==> flow/design.v <==
module Control(
    input  [5:0] opcode,
    output reg RegDst, Branch, MemRead, MemtoReg,
    output reg [1:0] ALUOp,
    output reg MemWrite, ALUSrc, RegWrite
);
    always @(*) begin
        case (opcode)
            6'b000000: begin  
                RegDst   = 1;
                ALUSrc   = 0;
                MemtoReg = 0;
                RegWrite = 1;
                MemRead  = 0;
                MemWrite = 0;
                Branch   = 0;
                ALUOp    = 2'b10;
            end
            6'b100011: begin  
                RegDst   = 0;
                ALUSrc   = 1;
                MemtoReg = 1;
                RegWrite = 1;
                MemRead  = 1;
                MemWrite = 0;
                Branch   = 0;
                ALUOp    = 2'b00;
            end
            6'b101011: begin  
                RegDst   = 0;
                ALUSrc   = 1;
                MemtoReg = 0;
                RegWrite = 0;
                MemRead  = 0;
                MemWrite = 1;
                Branch   = 0;
                ALUOp    = 2'b00;
            end
            6'b000100: begin  
                RegDst   = 0;
                ALUSrc   = 0;
                MemtoReg = 0;
                RegWrite = 0;
                MemRead  = 0;
                MemWrite = 0;
                Branch   = 1;
                ALUOp    = 2'b01;
            end
            default: begin
                RegDst   = 0;
                ALUSrc   = 0;
                MemtoReg = 0;
                RegWrite = 0;
                MemRead  = 0;
                MemWrite = 0;
                Branch   = 0;
                ALUOp    = 2'b00;
            end
        endcase
    end
endmodule
module ALUControl(
    input  [1:0] ALUOp,
    input  [5:0] funct,
    output reg [3:0] ALUControl
);
    always @(*) begin
        casex ({ALUOp, funct})
            8'b10_100000: ALUControl = 4'b0010;  
            8'b10_100010: ALUControl = 4'b0110;  
            8'b10_100100: ALUControl = 4'b0000;  
            8'b10_100101: ALUControl = 4'b0001;  
            8'b10_101010: ALUControl = 4'b0111;  
            8'b00_xxxxxx: ALUControl = 4'b0010;  
            8'b01_xxxxxx: ALUControl = 4'b0110;  
            default:      ALUControl = 4'b0000;
        endcase
    end
endmodule
module ALU(
    input  [31:0] A,
    input  [31:0] B,
    input  [3:0]  ALUControl,
    output reg [31:0] Result,
    output Zero
);
    assign Zero = (Result == 0);
    always @(*) begin
        case (ALUControl)
            4'b0010: Result = A + B;            
            4'b0110: Result = A - B;            
            4'b0000: Result = A & B;            
            4'b0001: Result = A | B;            
            4'b0111: Result = (A < B) ? 1 : 0;  
            default: Result = 0;
        endcase
    end
endmodule
`timescale 1ns / 1ps
module Get_Instruction(
    input  [31:0] instruction,
    output [5:0] opcode,
    output reg [4:0] rs,
    output reg [4:0] rt,
    output reg [4:0] rd,
    output reg [4:0] shamt,
    output reg [5:0] funct,
    output reg [15:0] immediate,
    output reg isRtype,
    output reg isItype
);
assign opcode = instruction[31:26];
always @(*) begin
    if (opcode == 6'b000000) begin 
        isRtype   = 1'b1;
        isItype   = 1'b0;
        rs        = instruction[25:21];
        rt        = instruction[20:16];
        rd        = instruction[15:11];
        shamt     = instruction[10:6];
        funct     = instruction[5:0];
        immediate = 16'b0;
    end else begin
        isRtype   = 1'b0;
        isItype   = 1'b1;
        rs        = instruction[25:21];
        rt        = instruction[20:16];
        immediate = instruction[15:0];
        rd        = 5'b0;
        shamt     = 5'b0;
        funct     = 6'b0;
    end
end
endmodule 
`timescale 1ns / 1ps
module getoperands(
    output [31:0] operand1,
    output [31:0] operand2,
    input  [4:0] rs,
    input  [4:0] rt,
    input  [4:0] rd,
    input  [31:0] write_data,
    input  RegDst,
    input  RegWrite,
    input  ALUSrc,           
    input  clk
);
    reg [31:0] registers [0:31];
    wire [4:0] write_reg = (RegDst == 1) ? rd : rt;
    assign operand1 = (rs == 5'd0) ? 32'd0 : registers[rs];
    assign operand2 = (ALUSrc == 1) ? 32'd0 : ((rt == 5'd0) ? 32'd0 : registers[rt]);
    always @(posedge clk) begin
        if (RegWrite && write_reg != 5'd0)
            registers[write_reg] <= write_data;
    end
endmodule
module branch_datapath (
    input  wire [31:0] PC,
    input  wire [31:0] reg1,
    input  wire [31:0] reg2,
    input  wire [15:0] imm,
    input  wire        Branch,
    output wire [31:0] nextPC,
    output wire        Zero,
    output wire        BranchTaken
);
    wire [31:0] PC_plus4;
    wire [31:0] imm_ext;
    wire [31:0] imm_shift;
    wire [31:0] branch_addr;
    wire [31:0] alu_result;
    assign PC_plus4   = PC + 32'd4;
    assign imm_ext    = {{16{imm[15]}}, imm};
    assign imm_shift  = imm_ext << 2;
    assign branch_addr = PC_plus4 + imm_shift;
    assign alu_result = reg1 - reg2;
    assign Zero       = (alu_result == 32'd0);
    assign BranchTaken = Branch & Zero;
    assign nextPC     = BranchTaken ? branch_addr : PC_plus4;
endmodule
module mips_core (
    input  wire        clk,
    input  wire        reset,
    output wire [31:0] imem_addr,
    input  wire [31:0] imem_data,
    output wire [31:0] dmem_addr,
    output wire [31:0] dmem_wdata,
    output wire        dmem_we,
    output wire        dmem_re,
    input  wire [31:0] dmem_rdata
);
    reg  [31:0] PC;
    wire [31:0] nextPC;
    wire [5:0]  opcode, funct;
    wire [4:0]  rs, rt, rd, shamt;
    wire [15:0] immediate;
    wire        isRtype, isItype;
    wire RegDst, Branch, MemRead, MemtoReg, MemWrite, ALUSrc, RegWrite;
    wire [1:0]  ALUOp;
    wire [3:0]  ALUCtl;
    wire [31:0] reg1, reg2, alu_b, alu_result, write_back;
    wire        alu_zero, br_zero, br_taken;
    always @(posedge clk or posedge reset) begin
        if (reset)
            PC <= 32'b0;
        else
            PC <= nextPC;
    end
    assign imem_addr = PC;
    Get_Instruction GI (
        .instruction(imem_data),
        .opcode(opcode),
        .rs(rs),
        .rt(rt),
        .rd(rd),
        .shamt(shamt),
        .funct(funct),
        .immediate(immediate),
        .isRtype(isRtype),
        .isItype(isItype)
    );
    Control CTRL (
        .opcode(opcode),
        .RegDst(RegDst),
        .Branch(Branch),
        .MemRead(MemRead),
        .MemtoReg(MemtoReg),
        .ALUOp(ALUOp),
        .MemWrite(MemWrite),
        .ALUSrc(ALUSrc),
        .RegWrite(RegWrite)
    );
    ALUControl ALUCTRL (
        .ALUOp(ALUOp),
        .funct(funct),
        .ALUControl(ALUCtl)
    );
    getoperands RF (
        .operand1(reg1),
        .operand2(reg2),
        .rs(rs),
        .rt(rt),
        .rd(rd),
        .write_data(write_back),
        .RegDst(RegDst),
        .RegWrite(RegWrite),
        .ALUSrc(1'b0),
        .clk(clk)
    );
    assign alu_b = ALUSrc ? {{16{immediate[15]}}, immediate} : reg2;
    ALU ALU0 (
        .A(reg1),
        .B(alu_b),
        .ALUControl(ALUCtl),
        .Result(alu_result),
        .Zero(alu_zero)
    );
    branch_datapath BD (
        .PC(PC),
        .reg1(reg1),
        .reg2(reg2),
        .imm(immediate),
        .Branch(Branch),
        .nextPC(nextPC),
        .Zero(br_zero),
        .BranchTaken(br_taken)
    );
    assign dmem_addr  = alu_result;
    assign dmem_wdata = reg2;
    assign dmem_we    = MemWrite;
    assign dmem_re    = MemRead;
    assign write_back = MemtoReg ? dmem_rdata : alu_result;
endmodule
# Step by step through the tools: mips_core
# Tool output for the design above, in the order of the flow.
# Line numbers count from 1 in the design file above.
# Operators carry their Yosys type and port widths (W data, S select, Z words).
# A cell with -- has no value.
[inputs]
top = "mips_core"
clk_port = "clk"
library = "sky130hd"
lib_corner = "tt_025C_1v80"

# Word level
# Counts by Yosys on the flattened word-level netlist (proc, flatten, opt, wreduce; memories kept). Register bits leave out memories and registers merged into their read ports (data or address); mux counts leave out enables and synchronous resets folded into registers. Print and check cells are left out. Cells with the same type and inputs are merged into one.
# Yosys's memory passes give these memory sizes; they may raise the number of words (mostly to a power of two), join words into wider ones and drop unused or constant bits.
[classes]
n_addsub = 5
n_cmp = 1
equal = 12
n_mux = 22
bitwise = 3
reduce_and_logical = 12
[op_table]
columns = ["operator", "n"]
rows = [
  ["$mux W32", 6],
  ["$pmux W32 S5", 1],
  ["$add A32 B32 Y32", 2],
  ["$sub A32 B32 Y32", 2],
  ["$add A32 B3 Y32 const B", 1],
  ["$lt A32 B32 Y1", 1],
  ["$and A32 B32 Y32", 1],
  ["$or A32 B32 Y32", 1],
  ["$logic_not A32 Y1", 1],
  ["$eq A8 B8 Y1 const B", 4],
  ["$mux W16", 1],
  ["$mux W5", 3],
  ["$eq A6 B6 Y1 const B", 2],
  ["$pmux W3 S4", 1],
  ["$logic_not A5 Y1", 2],
  ["$reduce_or A2 Y1", 4],
  ["$mux W1", 8],
  ["$eq A3 B3 Y1 const B", 2],
  ["$eq A6 B3 Y1 const B", 1],
  ["$logic_not A6 Y1", 1],
  ["$mux W6", 1],
  ["$reduce_bool A5 Y1", 1],
  ["$logic_not A4 Y1", 1],
  ["$pmux W2 S2", 1],
  ["$eq A3 B1 Y1 const B", 1],
  ["$eq A3 B2 Y1 const B", 1],
  ["$eq A2 B1 Y1 const B", 1],
  ["$logic_not A2 Y1", 1],
]
# Not listed: further kinds 2, cells in them 2.
[word_totals]
register_bits = 32
ram_bits = 1024
memories = 1
in_bits = 66
output_inout_bits = 98
word_cells = 57
[mem_list]
columns = ["memory", "size", "word_bits", "rd", "wr", "line_no", "text"]
rows = [
  ["RF.registers", 32, 32, 2, 1, 148, "reg [31:0] registers [0:31];"],
]

# Logic depth
# Depth = most cells in a row (Yosys ltp): at word level without a register or memory, in the mapped netlist without a sequential cell, where the memories' decode and read muxes count.
[logic_depth]
word_depth = 9
ABC_AREA = 0
ltp_mapped = 29
ltp_nobuf = 22

# Netlist
# Yosys stat after the flow's synthesis: flattened, memories mapped to cells. It holds for the ABC_AREA given above (unset counts as 0); a run with the other value may have another netlist.
# The area totals of this step are shown rounded.
[synth_totals]
stdcells = 3592
mapped_area_mm2 = 0.05751
seq_area_mm2 = 0.0315
ffs = 1054
buffers = 233
[by_type]
columns = ["cell_type", "n"]
rows = [
  ["sky130_fd_sc_hd__edfxtp_1", 1024],
  ["sky130_fd_sc_hd__mux4_2", 614],
  ["sky130_fd_sc_hd__ha_1", 159],
  ["sky130_fd_sc_hd__dfrtp_1", 30],
  ["sky130_fd_sc_hd__a21oi_1", 147],
  ["sky130_fd_sc_hd__nor2_1", 188],
  ["sky130_fd_sc_hd__clkbuf_1", 168],
  ["sky130_fd_sc_hd__inv_1", 157],
  ["sky130_fd_sc_hd__nand2_1", 154],
  ["sky130_fd_sc_hd__a21o_1", 75],
  ["sky130_fd_sc_hd__mux2_2", 49],
  ["sky130_fd_sc_hd__nand2b_1", 81],
  ["sky130_fd_sc_hd__xnor2_1", 55],
  ["sky130_fd_sc_hd__o21ai_0", 92],
  ["sky130_fd_sc_hd__mux2i_1", 40],
  ["sky130_fd_sc_hd__nand3_1", 65],
  ["sky130_fd_sc_hd__o21bai_1", 29],
  ["sky130_fd_sc_hd__buf_1", 48],
]
# Other cell types: 62; their cells: 417.
# By module: a second synthesis without flattening, with its own total; a netlist apart from the flattened one above.
[unflattened]
cells_unflattened = 3997
area_unflattened_mm2 = 0.06015
# Rows give one instance, submodules left out.
[by_module]
columns = ["module", "instances", "n_cells", "mod_area_mm2", "seq_area_mm2"]
rows = [
  ["getoperands", 1, 2283, 0.0474, 0.03075],
  ["ALU", 1, 821, 0.005388, 0],
  ["branch_datapath", 1, 704, 0.004851, 0],
  ["mips_core", 1, 107, 0.001902, 0.0008008],
  ["Get_Instruction", 1, 58, 0.0004192, 0],
  ["Control", 1, 13, 0.0001001, 0],
  ["ALUControl", 1, 11, 0.0000863, 0],
]

# Timing after synthesis
# Path of least setup slack by OpenSTA after synthesis, without wires, with an ideal clock, recovery checks aside; 20% of the period is set as input and as output delay. Where synthesis merged equal registers, the netlist keeps one of their names.
[synth_timing]
path_kind = "in2out"
start = "input imem_data[16]"
end = "output dmem_addr[30]"
period_ps = 10000
in_delay_ps = 2000
out_delay_ps = 2000
arrival_time_ps = 8474
setup_slack_ps = -474
delay_ps = 6474
stages = 28
n_path_buf = 7
period_less_setup_slack_ps = 10474
# "delay_ps" is the arrival time less input delay plus setup time.
# A path that ends at an output port has no setup time.
# "stages": output pins that drive a net of the path, with the launching flip-flop's if there is one; two outputs of one cell count as two.
# "period_less_setup_slack_ps" is the clock period less the worst setup slack; recovery checks do not enter. This is arithmetic on one report: input and output delays are still those of the set period (20% each).
# The rows between start and end are the longest chain of elaborated cells between them; the timing report does not say that the signal goes this way. Where chains are equally long, one stands for them.
# Each line given opens the expression or statement behind the cell; cells for indexed reads and writes are added by Yosys, which also makes memories of some case tables.
# The chain passes a memory read, where the word-level depth is cut; so it can be longer than that depth.
[synth_via]
cell_sequence = "sky130_fd_sc_hd__buf_6 sky130_fd_sc_hd__buf_6 sky130_fd_sc_hd__buf_6 sky130_fd_sc_hd__buf_2 sky130_fd_sc_hd__buf_2 sky130_fd_sc_hd__buf_1 sky130_fd_sc_hd__buf_1 sky130_fd_sc_hd__mux4_2 sky130_fd_sc_hd__mux4_2 sky130_fd_sc_hd__mux2i_1 sky130_fd_sc_hd__nor2_1 sky130_fd_sc_hd__nand2_1 sky130_fd_sc_hd__nand2_1 sky130_fd_sc_hd__ha_1 sky130_fd_sc_hd__fa_1 sky130_fd_sc_hd__a21oi_1 sky130_fd_sc_hd__o21bai_1 sky130_fd_sc_hd__a21o_1 sky130_fd_sc_hd__a21o_1 sky130_fd_sc_hd__a21oi_1 sky130_fd_sc_hd__o21ai_0 sky130_fd_sc_hd__o221ai_1 sky130_fd_sc_hd__o21ai_0 sky130_fd_sc_hd__o21a_1 sky130_fd_sc_hd__a221o_1 sky130_fd_sc_hd__a21oi_1 sky130_fd_sc_hd__mux2i_1 sky130_fd_sc_hd__o21ai_0"
elab_chain_cells = 5
cone_cells = 9
cone_lines = 8
[synth_rtl]
columns = ["element", "line_no", "text"]
rows = [
  ["from (decl)", 185, "input  wire [31:0] imem_data,"],
  ["$mem_v2 Z32 W32", 148, "reg [31:0] registers [0:31];"],
  ["$mux W32", 151, "assign operand2 = (ALUSrc == 1) ? 32'd0 : ((rt == 5'd0) ? 32'd0 : registers[rt]);"],
  ["$mux W32", 250, "assign alu_b = ALUSrc ? {{16{immediate[15]}}, immediate} : reg2;"],
  ["$sub A32 B32 Y32", 91, "4'b0110: Result = A - B;"],
  ["$pmux W32 S5", 89, "case (ALUControl)"],
  ["to (decl)", 186, "output wire [31:0] dmem_addr,"],
]
# Nets of the timed path that keep an RTL name, with a line that drives or declares them; the list need not be complete.
[synth_nets]
columns = ["net", "line_no", "text"]
rows = [
  ["dmem_wdata[0]", 187, "output wire [31:0] dmem_wdata,"],
]

# Timing after layout
# Path of least setup slack in the final report of record 1 (OpenROAD, finished layout, wires in). Where an end is a register, its clock arrival counts in the times.
# The path's times are printed in steps of 10 ps; the period is the one set.
[layout_timing]
path_kind = "in2out"
start = "input imem_data[16]"
end = "output dmem_addr[26]"
period_ps = 10000
in_delay_ps = 2000
out_delay_ps = 2000
arrival_time_ps = 7800
setup_slack_ps = 200
stages = 26
n_path_buf = 8
# The rows between start and end are the longest chain of elaborated cells between them; the timing report does not say that the signal goes this way. Where chains are equally long, one stands for them.
# The chain passes a memory read, where the word-level depth is cut; so it can be longer than that depth.
[layout_via]
cell_sequence = "sky130_fd_sc_hd__buf_12 sky130_fd_sc_hd__buf_16 sky130_fd_sc_hd__buf_4 sky130_fd_sc_hd__mux4_2 sky130_fd_sc_hd__mux4_2 sky130_fd_sc_hd__nand2b_1 sky130_fd_sc_hd__a21o_1 sky130_fd_sc_hd__o21ai_0 sky130_fd_sc_hd__ha_1 sky130_fd_sc_hd__o21bai_1 sky130_fd_sc_hd__a21o_1 sky130_fd_sc_hd__a21oi_1 sky130_fd_sc_hd__o21ai_1 sky130_fd_sc_hd__a41oi_1 sky130_fd_sc_hd__buf_4 sky130_fd_sc_hd__o211ai_1 sky130_fd_sc_hd__buf_4 sky130_fd_sc_hd__a311o_1 sky130_fd_sc_hd__a21oi_1 sky130_fd_sc_hd__o31ai_2 sky130_fd_sc_hd__buf_4 sky130_fd_sc_hd__nor4_1 sky130_fd_sc_hd__a221oi_1 sky130_fd_sc_hd__a31oi_1 sky130_fd_sc_hd__buf_4 sky130_fd_sc_hd__clkdlybuf4s50_1"
elab_chain_cells = 5
cone_cells = 9
cone_lines = 8
[layout_rtl]
columns = ["element", "line_no", "text"]
rows = [
  ["from (decl)", 185, "input  wire [31:0] imem_data,"],
  ["$mem_v2 Z32 W32", 148, "reg [31:0] registers [0:31];"],
  ["$mux W32", 151, "assign operand2 = (ALUSrc == 1) ? 32'd0 : ((rt == 5'd0) ? 32'd0 : registers[rt]);"],
  ["$mux W32", 250, "assign alu_b = ALUSrc ? {{16{immediate[15]}}, immediate} : reg2;"],
  ["$sub A32 B32 Y32", 91, "4'b0110: Result = A - B;"],
  ["$pmux W32 S5", 89, "case (ALUControl)"],
  ["to (decl)", 186, "output wire [31:0] dmem_addr,"],
]

# Settings and measured results of 4 stored flow runs for module mips_core (sky130hd), not sorted in any way. The constraints put input and output delay at 20% of the set period each and load the outputs with 0.01 pF.
# "achieved_period_ps": clock period set for the run, less the worst setup slack. It is reckoned from that one timing run; input and output delays stay at 20% of the period that was set.
# "worst_path_time_ps" = time allowed to the worst setup path (clock period - input delay - output delay, where it has them) - its slack; a late launch clock adds to it, a late capture clock takes from it.
# "power_uw": no workload was simulated; the value follows from the tool's default switching activity.
# "worst_path_time_ps" is known to 10 ps.
# Results are given in rounded form.

[[run]]
name = "record 1"
[run.settings]
MAX_ROUTING_LAYER = "met4"
TNS_END_PERCENT = 85
period_ns = 10.0
CAP_MARGIN = 20
CORE_MARGIN = 2
CORE_UTILIZATION = 40
SLEW_MARGIN = 20
[run.results]
final_hold_ws_ps = 651
layout_utilization_frac = 0.471
worst_path_time_ps = 5800
worstPathKind = "in2out"
die_mm2 = 0.1468
yosys.chip_area_mm2 = 0.05751
power_uw = 12410
setupTns_ps = 0
achieved_period_ps = 9804
worstSetupSlack_ps = 196
post_route_stdcell_area_mm2 = 0.06738

[[run]]
name = "record 2"
[run.settings]
CORE_UTILIZATION = 45
PLACE_DENSITY = 0.6
period_ns = 7.74
CAP_MARGIN = 20
CORE_MARGIN = 2
SLEW_MARGIN = 20
[run.results]
post_route_stdcell_area_mm2 = 0.07216
final_hold_ws_ps = 604
power_uw = 16930
achieved_period_ps = 8055
worstSetupSlack_ps = -315
setupTns_ps = -2064
die_mm2 = 0.1307
yosys.chip_area_mm2 = 0.05751
layout_utilization_frac = 0.567
worst_path_time_ps = 4960
worstPathKind = "in2out"

[[run]]
name = "record 3"
[run.settings]
CORE_UTILIZATION = 22
GPL_ROUTABILITY_DRIVEN = 0
PLACE_DENSITY_LB_ADDON = 0.04
SETUP_SLACK_MARGIN = 0.69
TNS_END_PERCENT = 15
period_ns = 5.49
CAP_MARGIN = 20
CORE_MARGIN = 2
SLEW_MARGIN = 20
[run.results]
achieved_period_ps = 7279
worstSetupSlack_ps = -1789
yosys.chip_area_mm2 = 0.05751
setupTns_ps = -370300
final_hold_ws_ps = 594
post_route_stdcell_area_mm2 = 0.08023
power_uw = 26640
worst_path_time_ps = 5080
worstPathKind = "in2out"
layout_utilization_frac = 0.309
die_mm2 = 0.2655

[[run]]
name = "record 4"
[run.settings]
CORE_MARGIN = 7
CORE_UTILIZATION = 16
CTS_CLUSTER_DIAMETER = 370
GPL_ROUTABILITY_DRIVEN = 0
HOLD_SLACK_MARGIN = -0.04
SETUP_SLACK_MARGIN = 0.26
SLEW_MARGIN = 15
TNS_END_PERCENT = 25
period_ns = 17.1
CAP_MARGIN = 20
[run.results]
final_hold_ws_ps = 715
layout_utilization_frac = 0.193
achieved_period_ps = 14901
die_mm2 = 0.3764
post_route_stdcell_area_mm2 = 0.06876
worstSetupSlack_ps = 2199
yosys.chip_area_mm2 = 0.05751
worst_path_time_ps = 8060
worstPathKind = "in2out"
setupTns_ps = 0
power_uw = 7080
